==> flow/design.v <==
module storage(input pclk,input we,input pwrite,input [31:0]paddr,input [31:0]pwdata,input [3:0]pstrb,output reg [31:0]prdata);
  reg [31:0]memory[0:31];
  always @(posedge pclk) begin
    if(we) begin
      		if(pstrb==4'b0) begin
            	memory[paddr[4:0]]<=pwdata;
            end
            else begin
              if (pstrb[0]) memory[paddr[4:0]][7:0]   <= pwdata[7:0];
            	if (pstrb[1]) memory[paddr[4:0]][15:8]  <= pwdata[15:8];
           		if (pstrb[2]) memory[paddr[4:0]][23:16] <= pwdata[23:16];
            	if (pstrb[3]) memory[paddr[4:0]][31:24] <= pwdata[31:24];
            end
    end
  end
  always @(*) begin
    if(pwrite) prdata=32'b0;
    else prdata=memory[paddr[4:0]];
  end
endmodule
module apb_slave( 
    input pclk,
    input psel,
    input penable,
    input preset, 
    input [31:0]paddr,
    input pwrite,
    input [2:0]pprot,
    input [31:0]pwdata,
    input [3:0]pstrb,
    output reg [31:0]prdata,
    output reg pslverr,
    output reg pready
  );
   reg ready;
   wire [31:0]rdata;
   storage m1(pclk,psel & penable & pwrite,pwrite,paddr,pwdata,pstrb,rdata);
   always @(*) begin
     ready=1'b0;
     if(psel & penable & pwrite) begin
            ready=~pready;
          end
     else if(psel & penable & ~pwrite) begin
            ready=~pready;
          end
     else if( ~penable) begin
            ready=1'b0;
          end
     pslverr=1'b0;
   end
   always @(posedge pclk)begin
     pready<=ready;
     prdata<=rdata;
   end   
 endmodule
module apb_master(
  input pclk, 
  input preset,
  input [31:0]paddr,
  input pwrite,
  input [2:0]pprot,
  input [31:0]pwdata,
  input [3:0]pstrb,
  output  reg[31:0]prdata,
  output pslverr,
  output reg penable,
  output reg [3:0]psel,
  output reg pready
);
  wire [31:0] prdata0,prdata1,prdata2,prdata3;
  wire pslverr0,pslverr1,pslverr2,pslverr3;
  wire pready0,pready1,pready2,pready3;
  apb_slave slave0 (pclk,psel[0],penable,preset,paddr,pwrite,pprot,pwdata,pstrb,prdata0,pslverr0,pready0);
  apb_slave slave1 (pclk,psel[1],penable,preset,paddr,pwrite,pprot,pwdata,pstrb,prdata1,pslverr1,pready1);
  apb_slave slave2 (pclk,psel[2],penable,preset,paddr,pwrite,pprot,pwdata,pstrb,prdata2,pslverr2,pready2);
  apb_slave slave3 (pclk,psel[3],penable,preset,paddr,pwrite,pprot,pwdata,pstrb,prdata3,pslverr3,pready3); 
  assign pslverr=pslverr0|pslverr1|pslverr2|pslverr3;
  reg [1:0]state,nextstate;
  parameter idle=2'b0,setup=2'd1,access=2'd2;
  always@(posedge pclk)begin
      if(~preset) state<=idle;
      else state<=nextstate;
  end
  always @(*) begin
    nextstate=idle;
    penable=1'b0;
    case (state)
      idle : begin
        penable=1'b0;
        if(|paddr) nextstate=setup;
        else nextstate=idle;
      end
      setup : begin
        penable=1'b0;
        if(|paddr) nextstate=access;
        else nextstate=idle;
      end
      access:  begin
        penable=1'b1;
        if ( (paddr!=4'b0) && (pready==1'b1)) nextstate=setup;
        else if( (paddr==4'b0) && (pready==1'b1)) nextstate=idle;
        else nextstate=access;
      end
       default nextstate=idle;
    endcase
    case (paddr[31:30])
        2'b00 : begin
                psel=4'b0001;
                prdata=prdata0;
                end
        2'b01 : begin
                psel=4'b0010;
                prdata=prdata1;
                end
        2'b10 : begin
                psel=4'b0100;
                prdata=prdata2;
                end
        2'b11 : begin
                psel=4'b1000;
                prdata=prdata3;
                end
    endcase
    pready=pready0|pready1|pready2|pready3;
  end
endmodule
Appendix: tool output

## Step by step through the tools: apb_master

Module apb_master before and after one edit of its RTL, step after step.
Lines under "unedited" count in the file above, lines under "edited" in the edited file.
"change": "edited" minus "unedited" as printed here. "relative change": 100 x difference / "unedited".
Not given: -

- Design top: apb_master
- Clock port: pclk
- Standard-cell library: sky130hd
- Library corner: tt_025C_1v80

## Edit of the RTL

The edit as a unified diff against the file above.
This change comes from a script, not from a designer. The edited design behaves differently; no optimisation was intended.

```diff
@@ -61,5 +61,5 @@
   input [2:0]pprot,
   input [31:0]pwdata,
-  input [3:0]pstrb,
+  input [3:0]pstrb_ext,
   output  reg[31:0]prdata,
   output pslverr,
@@ -68,4 +68,6 @@
   output reg pready
 );
+  reg [3:0] pstrb;
+  always @(posedge pclk) pstrb <= pstrb_ext;
   wire [31:0] prdata0,prdata1,prdata2,prdata3;
   wire pslverr0,pslverr1,pslverr2,pslverr3;
```

## Elaborated design

Yosys after proc, flatten, opt, wreduce and memory -nomap, before mapping. Memory bits, and registers merged into a memory's read port (data or address), are not among the register bits. Print and check cells are not counted.
Yosys's memory passes give these memory sizes; they may raise the number of words (mostly to a power of two), join words into wider ones and drop unused or constant bits.

Operators by class:

| element | unedited | edited | change | relative change (%) |
|---|---|---|---|---|
| bitwise logic cells | 36 | 36 | 0 | 0.00 |
| muxes and demuxes | 90 | 90 | 0 | 0.00 |
| reductions and logical operators | 8 | 8 | 0 | 0.00 |
| eq/ne operators | 5 | 5 | 0 | 0.00 |

Operator kinds equal on both sides are left out: 18.

Word-level totals:

| element | unedited | edited | change | relative change (%) |
|---|---|---|---|---|
| output and inout bits | 39 | 39 | 0 | 0.00 |
| word width x clocked read ports | 128 | 128 | 0 | 0.00 |
| register bits after elaboration | 6 | 10 | +4 | +66.67 |
| memories kept | 4 | 4 | 0 | 0.00 |
| bits in writable memories | 4096 | 4096 | 0 | 0.00 |
| cells after elaboration | 148 | 149 | +1 | +0.68 |

Memory list:

| element | unedited | edited |
|---|---|---|
| words x width with read and write ports | slave0.m1.memory 32x32 r1 w1; slave1.m1.memory 32x32 r1 w1; slave2.m1.memory 32x32 r1 w1; slave3.m1.memory 32x32 r1 w1 | slave0.m1.memory 32x32 r1 w1; slave1.m1.memory 32x32 r1 w1; slave2.m1.memory 32x32 r1 w1; slave3.m1.memory 32x32 r1 w1 |

## Longest topological paths

Depth = most cells in a row (Yosys ltp): at word level without a register or memory, in the mapped netlist without a sequential cell, where the memories' decode and read muxes count.

Logic depth:

| element | unedited | edited | change | relative change (%) |
|---|---|---|---|---|
| word-level depth | 7 | 7 | 0 | 0.00 |
| ABC_AREA | 0 | 0 | - | - |
| mapped depth | 8 | 8 | 0 | 0.00 |

## Mapped cells and area

The flow's flattened synthesis, as Yosys stat reports it; memories are mapped. The netlist is that of the ABC_AREA named above (0 if unset); the other value can give another one.

Mapped netlist:

| element | unedited | edited | change | relative change (%) |
|---|---|---|---|---|
| cells in the netlist | 8918 | 8922 | +4 | +0.04 |
| area of sequential cells (um^2) | 125700.6 | 125780.6 | +80.0 | +0.06 |
| buffers | 571 | 571 | 0 | 0.00 |
| cell area after synthesis (um^2) | 160640.3 | 160725.4 | +85.1 | +0.05 |
| flip-flops | 4231 | 4235 | +4 | +0.09 |

Cell types:

| cell | unedited | edited | change | relative change (%) |
|---|---|---|---|---|
| sky130_fd_sc_hd__buf_2 | 245 | 249 | +4 | +1.63 |
| sky130_fd_sc_hd__dfxtp_1 | 135 | 139 | +4 | +2.96 |
| sky130_fd_sc_hd__buf_1 | 66 | 63 | -3 | -4.55 |
| sky130_fd_sc_hd__clkbuf_1 | 252 | 251 | -1 | -0.40 |

Cell types equal on both sides are left out: 30.
The figures by module come from a second, unflattened synthesis with its own total; it is not the netlist above.

Second synthesis, totals:

| element | unedited | edited | change | relative change (%) |
|---|---|---|---|---|
| cell total of the unflattened synthesis | 9127 | 9131 | +4 | +0.04 |
| area (unflattened synthesis) (um^2) | 162244.4 | 162324.4 | +80.0 | +0.05 |

Rows give one instance, submodules left out.

By module, unedited:

| module | times used | cells | area (um^2) | sequential area (um^2) |
|---|---|---|---|---|
| storage | 4 | 2228 | 39629.3 | 30749.5 |
| apb_slave | 4 | 37 | 686.9 | 660.6 |
| apb_master | 1 | 67 | 979.7 | 60.1 |

By module, edited:

| module | times used | cells | area (um^2) | sequential area (um^2) |
|---|---|---|---|---|
| storage | 4 | 2228 | 39629.3 | 30749.5 |
| apb_slave | 4 | 37 | 686.9 | 660.6 |
| apb_master | 1 | 71 | 1059.8 | 140.1 |

## Worst setup path after synthesis

OpenSTA on the mapped netlist: ideal clock, no wires. The path of least setup slack (recovery checks aside). Input and output delay are each 20% of the period. Register names are those of the netlist, which keeps one name where synthesis merged equal registers.

Path post-synthesis:

| element | unedited | edited | change | relative change (%) |
|---|---|---|---|---|
| path kind | in2out | in2out | - | - |
| from | input paddr[30] | input paddr[30] | - | - |
| to | output prdata[10] | output prdata[10] | - | - |
| setup slack (ns) | 3.525 | 3.525 | 0.000 | - |
| period (ns) | 8.0 | 8.0 | 0.0 | 0.00 |
| buffers on the path | 2 | 2 | 0 | 0.00 |
| data arrival time (ns) | 2.875 | 2.875 | 0.000 | 0.00 |
| external input delay (ns) | 1.600 | 1.600 | 0.000 | 0.00 |
| time at the first pin (ns) | 1.600 | 1.600 | 0.000 | 0.00 |
| external output delay (ns) | 1.600 | 1.600 | 0.000 | 0.00 |
| stages | 3 | 3 | 0 | 0.00 |
| delay of the path (ns) | 1.275 | 1.275 | 0.000 | 0.00 |
| data required time (ns) | 6.400 | 6.400 | 0.000 | 0.00 |
| synthesis period reached (ns) | 4.475 | 4.475 | 0.000 | 0.00 |

"delay of the path" is the arrival time less input delay plus setup time.
At an output port there is no setup time.
"stages": output pins that drive a net of the path, with the launching flip-flop's if there is one; two outputs of one cell count as two.
"synthesis period reached" = period - worst setup slack (recovery checks aside). The figure is calculated, with input and output delays left at 20% of the set period.
Between the ends stands the longest chain of elaborated cells between them, by number of cells; it is not shown to be the way that was timed. Of several equally long chains one is given.
A line is the first line of the expression or statement that the cell stems from. Yosys adds cells for indexed reads and writes and turns some case tables into memories.

On the way, post-synthesis, unedited:
- Cells stage by stage: sky130_fd_sc_hd__clkbuf_1 sky130_fd_sc_hd__buf_2 sky130_fd_sc_hd__mux4_2
- Length of the longest elaborated chain: 2
- Elaborated cells on any way between the ends: 5
- Source lines of those cells: 1
- Classes of those cells: eq/ne: 3; mux: 1; reduce/logical: 1

Ends and longest elaborated chain, post-synthesis, unedited:

| element | line | source |
|---|---|---|
| start, declared | 59 | `input [31:0]paddr,` |
| 2-bit equality test | 106 | `case (paddr[31:30])` |
| 32-bit parallel mux with 4-bit select | 106 |  |
| end, declared | 64 | `output  reg[31:0]prdata,` |

On the way, post-synthesis, edited:
- Cells stage by stage: sky130_fd_sc_hd__clkbuf_1 sky130_fd_sc_hd__buf_2 sky130_fd_sc_hd__mux4_2
- Length of the longest elaborated chain: 2
- Elaborated cells on any way between the ends: 5
- Source lines of those cells: 1
- Classes of those cells: eq/ne: 3; mux: 1; reduce/logical: 1

Ends and longest elaborated chain, post-synthesis, edited:

| element | line | source |
|---|---|---|
| start, declared | 59 | `input [31:0]paddr,` |
| 2-bit equality test | 108 | `case (paddr[31:30])` |
| 32-bit parallel mux with 4-bit select | 108 |  |
| end, declared | 64 | `output  reg[31:0]prdata,` |

## Timing after layout

From the final timing report of each run of pair A: the path of least setup slack in the routed layout; clock arrival at registers is part of the times.

Path post-layout:

| element | unedited | edited | change | relative change (%) |
|---|---|---|---|---|
| path kind | in2out | in2out | - | - |
| from | input paddr[30] | input paddr[30] | - | - |
| to | output prdata[18] | output prdata[20] | - | - |
| data required time (ns) | 6.40 | 6.40 | 0.00 | 0.00 |
| external input delay (ns) | 1.60 | 1.60 | 0.00 | 0.00 |
| stages | 4 | 4 | 0 | 0.00 |
| data arrival time (ns) | 3.94 | 3.95 | +0.01 | +0.25 |
| setup slack (ns) | 2.46 | 2.45 | -0.01 | - |
| period (ns) | 8.0 | 8.0 | 0.0 | 0.00 |
| external output delay (ns) | 1.60 | 1.60 | 0.00 | 0.00 |
| buffers on the path | 3 | 3 | 0 | 0.00 |
| time at the first pin (ns) | 1.60 | 1.60 | 0.00 | 0.00 |

Between the ends stands the longest chain of elaborated cells between them, by number of cells; it is not shown to be the way that was timed. Of several equally long chains one is given.

On the way, post-layout, unedited:
- Cells stage by stage: sky130_fd_sc_hd__buf_4 sky130_fd_sc_hd__buf_4 sky130_fd_sc_hd__mux4_2 sky130_fd_sc_hd__clkdlybuf4s50_1
- Length of the longest elaborated chain: 2
- Elaborated cells on any way between the ends: 5
- Source lines of those cells: 1
- Classes of those cells: eq/ne: 3; mux: 1; reduce/logical: 1

Ends and longest elaborated chain, post-layout, unedited:

| element | line | source |
|---|---|---|
| start, declared | 59 | `input [31:0]paddr,` |
| 2-bit equality test | 106 | `case (paddr[31:30])` |
| 32-bit parallel mux with 4-bit select | 106 |  |
| end, declared | 64 | `output  reg[31:0]prdata,` |

On the way, post-layout, edited:
- Cells stage by stage: sky130_fd_sc_hd__buf_4 sky130_fd_sc_hd__buf_4 sky130_fd_sc_hd__mux4_2 sky130_fd_sc_hd__clkdlybuf4s50_1
- Length of the longest elaborated chain: 2
- Elaborated cells on any way between the ends: 5
- Source lines of those cells: 1
- Classes of those cells: eq/ne: 3; mux: 1; reduce/logical: 1

Ends and longest elaborated chain, post-layout, edited:

| element | line | source |
|---|---|---|
| start, declared | 59 | `input [31:0]paddr,` |
| 2-bit equality test | 108 | `case (paddr[31:30])` |
| 32-bit parallel mux with 4-bit select | 108 |  |
| end, declared | 64 | `output  reg[31:0]prdata,` |

## Measured runs

Runs of the flow (Yosys, OpenROAD) on both versions; the two runs of a pair have the same settings. The constraints put input and output delay at 20% of the set period each and load the outputs with 0.01 pF.

Flow settings, pair A:
- CORE_UTILIZATION: 45
- PLACE_DENSITY: 0.6
- period_ns: 8.0
- CAP_MARGIN: 20
- CORE_MARGIN: 2
- SLEW_MARGIN: 20

Final reports, pair A:

| element | unedited | edited | change | relative change (%) |
|---|---|---|---|---|
| setup total negative slack (ns) | 0.000 | 0.000 | 0.000 | - |
| worst setup slack after layout (ns) | 2.460 | 2.451 | -0.009 | - |
| cell area after synthesis (um^2) | 160640.3 | 160725.4 | +85.1 | +0.05 |
| overall power (W) | 0.045622 | 0.045989 | +0.000367 | +0.80 |
| period reached (ns) | 5.540 | 5.549 | +0.009 | +0.16 |
| final utilization | 0.507 | 0.509 | +0.002 | - |
| area of the standard cells in the finished layout (um^2) | 180322.0 | 180957.0 | +635.0 | +0.35 |
| die size (um^2) | 361772.0 | 361965.0 | +193.0 | +0.05 |
| worst hold slack in the final report (ns) | 0.413 | 0.415 | +0.002 | - |

Flow settings, pair B:
- CELL_PAD_IN_SITES_GLOBAL_PLACEMENT: 0
- CORE_UTILIZATION: 24
- CTS_CLUSTER_SIZE: 44
- GPL_ROUTABILITY_DRIVEN: 1
- MAX_ROUTING_LAYER: met5
- PLACE_DENSITY: 0.54
- SETUP_SLACK_MARGIN: -0.52
- SLEW_MARGIN: 30
- TNS_END_PERCENT: 85
- period_ns: 8.85
- CAP_MARGIN: 20
- CORE_MARGIN: 2

Final reports, pair B:

| element | unedited | edited | change | relative change (%) |
|---|---|---|---|---|
| setup total negative slack (ns) | 0.000 | 0.000 | 0.000 | - |
| worst setup slack after layout (ns) | 2.552 | 2.762 | +0.210 | - |
| cell area after synthesis (um^2) | 160640.3 | 160725.4 | +85.1 | +0.05 |
| overall power (W) | 0.041645 | 0.040474 | -0.001171 | -2.81 |
| period reached (ns) | 6.298 | 6.088 | -0.210 | -3.33 |
| final utilization | 0.279 | 0.277 | -0.002 | - |
| area of the standard cells in the finished layout (um^2) | 185992.0 | 184979.0 | -1013.0 | -0.54 |
| die size (um^2) | 675898.0 | 676251.0 | +353.0 | +0.05 |
| worst hold slack in the final report (ns) | 0.416 | 0.412 | -0.004 | - |

"period reached": clock period set for the run, less the worst setup slack. It is reckoned from that one timing run; input and output delays stay at 20% of the period that was set.
By "overall power" is meant OpenSTA's value without simulated activity: inputs other than the clock are taken to toggle once in ten clock periods, and the tool carries that through the logic.
